==> flow/design.v <==
`timescale 1ns / 1ps
module AHB_Mul(  
    input HCLK,
    input HRESETn,
    input [31:0]M_AHB_0_haddr,
    input [2:0]M_AHB_0_hburst,
    input M_AHB_0_hmastlock,
    input [3:0]M_AHB_0_hprot,
    output reg [31:0]M_AHB_0_hrdata,
    output M_AHB_0_hready,
    output M_AHB_0_hresp,
    input [2:0]M_AHB_0_hsize,
    input [1:0]M_AHB_0_htrans,
    input [31:0]M_AHB_0_hwdata,
    input M_AHB_0_hwrite,
    output[3:0] led 
    );
    assign M_AHB_0_hready = 1'b1;
    assign M_AHB_0_hresp = 1'b0;
    reg [31:0] mem_A;    
    reg [31:0] mem_B;    
    reg [31:0] mem_C;    
    reg [31:0] mem_D;    
    reg [31:0] mem_E;    
    reg [31:0] mem_F;    
    reg [31:0] mem_G;    
    reg [31:0] mem_H;    
    reg[31:0] mem_I;   
    reg [1:0]   w_ctrl;  
    reg [1:0]   r_ctrl;  
    reg [3:0]   w_addr;  
    reg [3:0]   r_addr;  
    assign led[3:0] = mem_A[3:0];  
    always@(posedge HCLK)
    begin 
        if(!HRESETn)
        begin
            w_ctrl <= 2'b00;
            w_addr <= 4'h0;
        end
        else if(M_AHB_0_hwrite == 1'b1) 
        begin
        case(M_AHB_0_htrans)
            2'b00 :  
            begin
                w_ctrl <= 2'b00;
            end
            2'b01 :  
            begin
                w_ctrl <= 2'b01;
            end
            2'b10 :  
            begin
                w_ctrl <= 2'b10;
                w_addr <= M_AHB_0_haddr[5:2];
            end
            2'b11 :  
            begin
                w_ctrl <= 2'b11;
                w_addr <= M_AHB_0_haddr[5:2];
            end
        endcase
        end
        else
        begin
            w_ctrl <= 2'b00;  
        end
   end
    always@(posedge HCLK)  
    begin
    if(!HRESETn)
    begin
        mem_A <= 32'h0;
        mem_B <= 32'h0;
        mem_C <= 32'h0;
        mem_D <= 32'h0;
        mem_E <= 32'h0;
        mem_F <= 32'h0;
        mem_G <= 32'h0;
        mem_H <= 32'h0;
    end
    else
    case(w_ctrl)
        2'b00:  
        begin        
        end
        2'b01:  
        begin
        end
        2'b10:  
        begin
        case(w_addr)
            4'h0 : mem_A <= M_AHB_0_hwdata;
            4'h1 : mem_B <= M_AHB_0_hwdata;
            4'h2 : mem_C <= M_AHB_0_hwdata;
            4'h3 : mem_D <= M_AHB_0_hwdata;
            4'h4 : mem_E <= M_AHB_0_hwdata;
            4'h5 : mem_F <= M_AHB_0_hwdata;
            4'h6 : mem_G <= M_AHB_0_hwdata;
            4'h7 : mem_H <= M_AHB_0_hwdata;
        endcase
        end
        2'b11:  
        begin
        case(w_addr)
            4'h0 : mem_A <= M_AHB_0_hwdata;
            4'h1 : mem_B <= M_AHB_0_hwdata;
            4'h2 : mem_C <= M_AHB_0_hwdata;
            4'h3 : mem_D <= M_AHB_0_hwdata;
            4'h4 : mem_E <= M_AHB_0_hwdata;
            4'h5 : mem_F <= M_AHB_0_hwdata;
            4'h6 : mem_G <= M_AHB_0_hwdata;
            4'h7 : mem_H <= M_AHB_0_hwdata;
        endcase
        end
    endcase
    end
    always@(posedge HCLK) begin
        if (!HRESETn) begin
            r_ctrl <= 2'b00;
            r_addr <= 4'h0;
        end
        else if (M_AHB_0_hwrite == 1'b0) begin  
            case(M_AHB_0_htrans)
                2'b00 : r_ctrl <= 2'b00; 
                2'b01 : r_ctrl <= 2'b01; 
                2'b10 : 
                    begin
                        r_ctrl <= 2'b10; 
                        r_addr <= M_AHB_0_haddr[5:2];
                    end
                2'b11 :
                    begin
                        r_ctrl <= 2'b11; 
                        r_addr <= M_AHB_0_haddr[5:2];
                    end
            endcase
        end
        else begin
            r_ctrl <= 2'b00;  
        end
    end
    always@(*) begin
        case(r_addr)
            4'h0 : M_AHB_0_hrdata = mem_A;
            4'h1 : M_AHB_0_hrdata = mem_B;
            4'h2 : M_AHB_0_hrdata = mem_C;
            4'h3 : M_AHB_0_hrdata = mem_D;
            4'h4 : M_AHB_0_hrdata = mem_E;
            4'h5 : M_AHB_0_hrdata = mem_F;
            4'h6 : M_AHB_0_hrdata = mem_G;
            4'h7 : M_AHB_0_hrdata = mem_H;
            4'h8 : M_AHB_0_hrdata = mem_I;
            default : M_AHB_0_hrdata = 32'h0;
        endcase
    end
    always@(posedge HCLK) begin
        if (!HRESETn) begin
            mem_I <= 32'h1;
        end
        else
        case(w_ctrl) 
        2'b00 : begin end  
        2'b01 : begin end  
        2'b10 , 2'b11 : begin  
            case(w_addr)
                4'h0 : mem_I <= mem_I * M_AHB_0_hwdata;
                4'h1 : mem_I <= mem_I * M_AHB_0_hwdata;
                4'h2 : mem_I <= mem_I * M_AHB_0_hwdata;
                4'h3 : mem_I <= mem_I * M_AHB_0_hwdata;
                4'h4 : mem_I <= mem_I * M_AHB_0_hwdata;
                4'h5 : mem_I <= mem_I * M_AHB_0_hwdata;
                4'h6 : mem_I <= mem_I * M_AHB_0_hwdata;
                4'h7 : mem_I <= mem_I * M_AHB_0_hwdata;
                4'h8 : mem_I <= M_AHB_0_hwdata;
            endcase
        end
        endcase
    end
endmodule
Step by step through the tools: AHB_Mul

Tool output for the design above, in the order of the flow.
Lines are those of the file above, counted from 1.
Operators carry their Yosys type and port widths (W data, S select, Z words).
Not given: n/a

Top: AHB_Mul
Clock: HCLK
Standard-cell library: sky130hd
Library corner: tt_025C_1v80

Word level

Counts by Yosys on the flattened word-level netlist (proc, flatten, opt, wreduce; memories kept). Register bits leave out memories and registers merged into their read ports (data or address). Print and check cells are left out.

Multiply operators: 1
Equality and inequality tests: 29
Muxes and demuxes: 19
Bitwise gates (word level): 1
Reduce/logical cells: 20

Operators by type and width:

| kind                 | number |
| $mul A32 B32 Y32     | 1 |
| $mux W32             | 16 |
| $pmux W32 S9         | 1 |
| $pmux W32 S2         | 1 |
| $eq A4 B3 Y1 const B | 8 |
| $reduce_and A2 Y1    | 12 |
| $ne A2 B1 Y1 const B | 8 |
| $eq A4 B2 Y1 const B | 4 |
| $eq A2 B2 Y1 const B | 4 |
| $eq A4 B1 Y1 const B | 2 |
| $eq A4 B4 Y1 const B | 2 |
| $logic_not A4 Y1     | 2 |
| $reduce_or A8 Y1     | 1 |
| $pmux W2 S4          | 1 |
| $reduce_bool A2 Y1   | 2 |
| $reduce_or A2 Y1     | 2 |
| $eq A2 B1 Y1 const B | 1 |
| $logic_not A2 Y1     | 1 |
| $not A1 Y1           | 1 |

Bits in registers: 298
Input port bits: 80
Output and inout port bits: 38
Elaborated cells: 82

Logic depth

Yosys ltp: most cells in a row. Word level: on the elaborated netlist, between registers, memories and ports. Mapped: between sequential cells and ports; inverters and the memories' decode and read muxes count.

Depth in word-level cells: 4
ABC_AREA: 1
Gate-level depth with buffers: 34
Mapped depth without buffers: 32

Synthesis result

The flow's flattened synthesis, as Yosys stat reports it; memories are mapped. The netlist is that of the ABC_AREA named above (0 if unset); the other value can give another one.

Cells by type:

| cell                      | number |
| sky130_fd_sc_hd__fa_1     | 408 |
| sky130_fd_sc_hd__dfxtp_1  | 298 |
| sky130_fd_sc_hd__inv_1    | 1,039 |
| sky130_fd_sc_hd__nand2_1  | 753 |
| sky130_fd_sc_hd__a21oi_1  | 370 |
| sky130_fd_sc_hd__ha_1     | 123 |
| sky130_fd_sc_hd__o21ai_0  | 295 |
| sky130_fd_sc_hd__clkbuf_1 | 212 |
| sky130_fd_sc_hd__o22ai_1  | 106 |
| sky130_fd_sc_hd__nand3_1  | 92 |
| sky130_fd_sc_hd__nor2_1   | 64 |
| sky130_fd_sc_hd__xor2_1   | 19 |
| sky130_fd_sc_hd__a221oi_1 | 15 |
| sky130_fd_sc_hd__buf_2    | 24 |
| sky130_fd_sc_hd__xnor2_1  | 10 |
| sky130_fd_sc_hd__buf_1    | 20 |
| sky130_fd_sc_hd__nor4_1   | 11 |
| sky130_fd_sc_hd__buf_4    | 9 |

Other cell types: 25; their cells: 72.

Standard cells after synthesis: 3,940
Cell area after synthesis: 0.0291067 mm²
Sequential area: 0.0059657 mm²
Flip-flops: 298
Buffers: 266

Timing after synthesis

Source: OpenSTA report_checks on the synthesized netlist (no wires, ideal clock, input and output delay 20% of the period each), path of least setup slack; recovery checks are left aside. Register names are those of the netlist, which keeps one name where synthesis merged equal registers.

Path type: input-to-reg
Start: in M_AHB_0_hwdata[2]
End: reg mem_I[30]
Clock period: 10.0 ns
Input delay: 2.000 ns
Setup time: 0.132 ns
Data arrival time: 7.959 ns
Path slack: 1.908 ns
Delay of the path: 6.091 ns
Stages: 25
Buffers on the path: 2
Synthesis period reached: 8.092 ns

"delay of the path" is the arrival time less input delay plus setup time.
"stages": output pins that drive a net of the path, with the launching flip-flop's if there is one; two outputs of one cell count as two.
"synthesis period reached" is the clock period less the worst setup slack; recovery checks do not enter. This is arithmetic on one report: input and output delays are still those of the set period (20% each).
The rows between start and end are the longest chain of elaborated cells between them; the timing report does not say that the signal goes this way. Where chains are equally long, one stands for them.
Each line given opens the expression or statement behind the cell; cells for indexed reads and writes are added by Yosys, which also makes memories of some case tables.
At most two assigning lines are given for a register; there are more.

Cells stage by stage: sky130_fd_sc_hd__clkbuf_1 -> sky130_fd_sc_hd__clkbuf_1 -> sky130_fd_sc_hd__nand2_1 -> sky130_fd_sc_hd__fa_1 -> sky130_fd_sc_hd__inv_1 -> sky130_fd_sc_hd__fa_1 -> sky130_fd_sc_hd__inv_1 -> sky130_fd_sc_hd__fa_1 -> sky130_fd_sc_hd__inv_1 -> sky130_fd_sc_hd__fa_1 -> sky130_fd_sc_hd__fa_1 -> sky130_fd_sc_hd__inv_1 -> sky130_fd_sc_hd__fa_1 -> sky130_fd_sc_hd__inv_1 -> sky130_fd_sc_hd__fa_1 -> sky130_fd_sc_hd__fa_1 -> sky130_fd_sc_hd__ha_1 -> sky130_fd_sc_hd__a21o_1 -> sky130_fd_sc_hd__a31o_2 -> sky130_fd_sc_hd__a221oi_1 -> sky130_fd_sc_hd__nand2_1 -> sky130_fd_sc_hd__nand2_1 -> sky130_fd_sc_hd__nand3_1 -> sky130_fd_sc_hd__nand2_1 -> sky130_fd_sc_hd__a21oi_1
Length of the longest elaborated chain: 2

RTL lines, path after synthesis:

| what               | line | text |
| start: declaration | 14   | `input [31:0]M_AHB_0_hwdata,` |
| $mul A32 B32 Y32   | 174  | `4'h7 : mem_I <= mem_I * M_AHB_0_hwdata;` |
| $pmux W32 S2       | 166  | `case(w_addr)` |
| end: assignment    | 167  | `4'h0 : mem_I <= mem_I * M_AHB_0_hwdata;` |
| end: assignment    | 168  | `4'h1 : mem_I <= mem_I * M_AHB_0_hwdata;` |
| end: declaration   | 28   | `reg[31:0] mem_I;` |

Timing after layout

Path of least setup slack in the final report of entry A (OpenROAD, finished layout, wires in). Where an end is a register, its clock arrival counts in the times.

Path type: input-to-reg
Start: in M_AHB_0_hwdata[6]
End: reg mem_I[31]
Clock period: 6.21 ns
Input delay: 1.24 ns
Setup time: 0.10 ns
Data arrival time: 7.26 ns
Path slack: -0.65 ns
Stages: 26
Buffers on the path: 3

The rows between start and end are the longest chain of elaborated cells between them; the timing report does not say that the signal goes this way. Where chains are equally long, one stands for them.
At most two assigning lines are given for a register; there are more.

Cells stage by stage: sky130_fd_sc_hd__buf_12 -> sky130_fd_sc_hd__buf_12 -> sky130_fd_sc_hd__buf_12 -> sky130_fd_sc_hd__nand2_4 -> sky130_fd_sc_hd__inv_2 -> sky130_fd_sc_hd__fa_1 -> sky130_fd_sc_hd__fa_1 -> sky130_fd_sc_hd__fa_1 -> sky130_fd_sc_hd__inv_2 -> sky130_fd_sc_hd__fa_1 -> sky130_fd_sc_hd__inv_2 -> sky130_fd_sc_hd__fa_1 -> sky130_fd_sc_hd__fa_1 -> sky130_fd_sc_hd__fa_1 -> sky130_fd_sc_hd__fa_2 -> sky130_fd_sc_hd__ha_4 -> sky130_fd_sc_hd__a21oi_4 -> sky130_fd_sc_hd__o21ai_1 -> sky130_fd_sc_hd__a21oi_2 -> sky130_fd_sc_hd__nand3_4 -> sky130_fd_sc_hd__a21oi_2 -> sky130_fd_sc_hd__inv_1 -> sky130_fd_sc_hd__nand2_1 -> sky130_fd_sc_hd__nand3_1 -> sky130_fd_sc_hd__nand2_1 -> sky130_fd_sc_hd__a21oi_2
Length of the longest elaborated chain: 2

RTL lines, path after layout:

| what               | line | text |
| start: declaration | 14   | `input [31:0]M_AHB_0_hwdata,` |
| $mul A32 B32 Y32   | 174  | `4'h7 : mem_I <= mem_I * M_AHB_0_hwdata;` |
| $pmux W32 S2       | 166  | `case(w_addr)` |
| end: assignment    | 167  | `4'h0 : mem_I <= mem_I * M_AHB_0_hwdata;` |
| end: assignment    | 168  | `4'h1 : mem_I <= mem_I * M_AHB_0_hwdata;` |
| end: declaration   | 28   | `reg[31:0] mem_I;` |

# Flow runs of AHB_Mul

Design AHB_Mul on sky130hd. What follows are 3 stored runs of the flow, each under its own settings; their order means nothing. The constraints put input and output delay at 20% of the set period each and load the outputs with 0.01 pF.
"achieved period" means the clock period less the worst setup slack. The figure is calculated, with input and output delays left at 20% of the set period.
"time of the worst setup path" means the part of the period allowed to the worst setup path (the constraints hold back 20% at inputs and 20% at outputs) less its slack; where the path has registers, the arrival times of their clocks count too.
"total power after layout" is the tool's figure for a default switching activity; nothing was simulated.

## Entry A

==> flow/run.sh <==
#!/bin/bash
# the make line also repeats the synthesis and layout settings of config.mk as NAME=value (left out here)
make -C /OpenROAD-flow-scripts/flow DESIGN_CONFIG=/design/flow/config.mk WORK_HOME=/design/flow/orfs CLKGATE_MAP_FILE= finish
==> flow/config.mk <==
export PLATFORM = sky130hd
export DESIGN_NAME = AHB_Mul
export DESIGN_NICKNAME = AHB_Mul
export VERILOG_FILES = /design/flow/design.v
export SDC_FILE = /design/flow/constraint.sdc
export NUM_CORES = 4
export LEC_CHECK = 0
export ABC_AREA = 1
export CAP_MARGIN = 20
export CORE_ASPECT_RATIO = 1.54
export CORE_MARGIN = 2
export CORE_UTILIZATION = 45
export CTS_CLUSTER_DIAMETER = 207
export CTS_CLUSTER_SIZE = 39
export HOLD_SLACK_MARGIN = 0.04
export MAX_ROUTING_LAYER = met5
export MIN_ROUTING_LAYER = met1
export PLACE_DENSITY = 0.49
export SETUP_SLACK_MARGIN = 0.87
export SLEW_MARGIN = 30
export TNS_END_PERCENT = 75
==> flow/constraint.sdc <==
create_clock -name core_clock -period 6.21 [get_ports {HCLK}]
set_input_delay 1.2420 -clock core_clock [delete_from_list [all_inputs] [get_ports {HCLK}]]
set_output_delay 1.2420 -clock core_clock [all_outputs]
set_load 0.01 [all_outputs]

| result of entry A | value |
|---|---|
| synthesis area | 0.0291067 mm² |
| achieved period | 6.858 ns |
| time of the worst setup path | 5.62 ns |
| worst setup path type | input-to-reg |
| sum of negative setup slack | -9.513 ns |
| full die area | 0.0667793 mm² |
| std-cell area (final layout) | 0.0358081 mm² |
| worst setup slack after layout | -0.648 ns |
| total power after layout | 16.422 mW |

## Entry B

==> flow/run.sh <==
#!/bin/bash
# the make line also repeats the synthesis and layout settings of config.mk as NAME=value (left out here)
make -C /OpenROAD-flow-scripts/flow DESIGN_CONFIG=/design/flow/config.mk WORK_HOME=/design/flow/orfs CLKGATE_MAP_FILE= finish
==> flow/config.mk <==
export PLATFORM = sky130hd
export DESIGN_NAME = AHB_Mul
export DESIGN_NICKNAME = AHB_Mul
export VERILOG_FILES = /design/flow/design.v
export SDC_FILE = /design/flow/constraint.sdc
export NUM_CORES = 4
export LEC_CHECK = 0
export ABC_AREA = 1
export CAP_MARGIN = 35
export CELL_PAD_IN_SITES_DETAIL_PLACEMENT = 2
export CELL_PAD_IN_SITES_GLOBAL_PLACEMENT = 2
export CORE_MARGIN = 7
export CORE_UTILIZATION = 15
export CTS_CLUSTER_DIAMETER = 253
export CTS_CLUSTER_SIZE = 42
export GPL_ROUTABILITY_DRIVEN = 0
export GPL_TIMING_DRIVEN = 1
export MAX_ROUTING_LAYER = met4
export PLACE_DENSITY_LB_ADDON = 0.21
export SETUP_SLACK_MARGIN = 2.88
export SLEW_MARGIN = 15
export TNS_END_PERCENT = 100
==> flow/constraint.sdc <==
create_clock -name core_clock -period 14.7 [get_ports {HCLK}]
set_input_delay 2.9400 -clock core_clock [delete_from_list [all_inputs] [get_ports {HCLK}]]
set_output_delay 2.9400 -clock core_clock [all_outputs]
set_load 0.01 [all_outputs]

| result of entry B | value |
|---|---|
| synthesis area | 0.0291067 mm² |
| achieved period | 9.581 ns |
| time of the worst setup path | 6.64 ns |
| worst setup path type | input-to-reg |
| sum of negative setup slack | 0.000 ns |
| full die area | 0.206575 mm² |
| std-cell area (final layout) | 0.0329829 mm² |
| worst setup slack after layout | 5.119 ns |
| total power after layout | 4.704 mW |

## Entry C

==> flow/run.sh <==
#!/bin/bash
# the make line also repeats the synthesis and layout settings of config.mk as NAME=value (left out here)
make -C /OpenROAD-flow-scripts/flow DESIGN_CONFIG=/design/flow/config.mk WORK_HOME=/design/flow/orfs CLKGATE_MAP_FILE= finish
==> flow/config.mk <==
export PLATFORM = sky130hd
export DESIGN_NAME = AHB_Mul
export DESIGN_NICKNAME = AHB_Mul
export VERILOG_FILES = /design/flow/design.v
export SDC_FILE = /design/flow/constraint.sdc
export NUM_CORES = 4
export LEC_CHECK = 0
export ABC_AREA = 0
export CAP_MARGIN = 20
export CORE_MARGIN = 6
export CORE_UTILIZATION = 20
export CTS_CLUSTER_SIZE = 70
export GPL_TIMING_DRIVEN = 0
export MAX_ROUTING_LAYER = met5
export PLACE_DENSITY_LB_ADDON = 0.1
export SLEW_MARGIN = 20
export TNS_END_PERCENT = 55
==> flow/constraint.sdc <==
create_clock -name core_clock -period 12.0 [get_ports {HCLK}]
set_input_delay 2.4000 -clock core_clock [delete_from_list [all_inputs] [get_ports {HCLK}]]
set_output_delay 2.4000 -clock core_clock [all_outputs]
set_load 0.01 [all_outputs]

| result of entry C | value |
|---|---|
| synthesis area | 0.0281558 mm² |
| achieved period | 10.968 ns |
| time of the worst setup path | 8.57 ns |
| worst setup path type | input-to-reg |
| sum of negative setup slack | 0.000 ns |
| full die area | 0.149928 mm² |
| std-cell area (final layout) | 0.0326325 mm² |
| worst setup slack after layout | 1.032 ns |
| total power after layout | 7.514 mW |
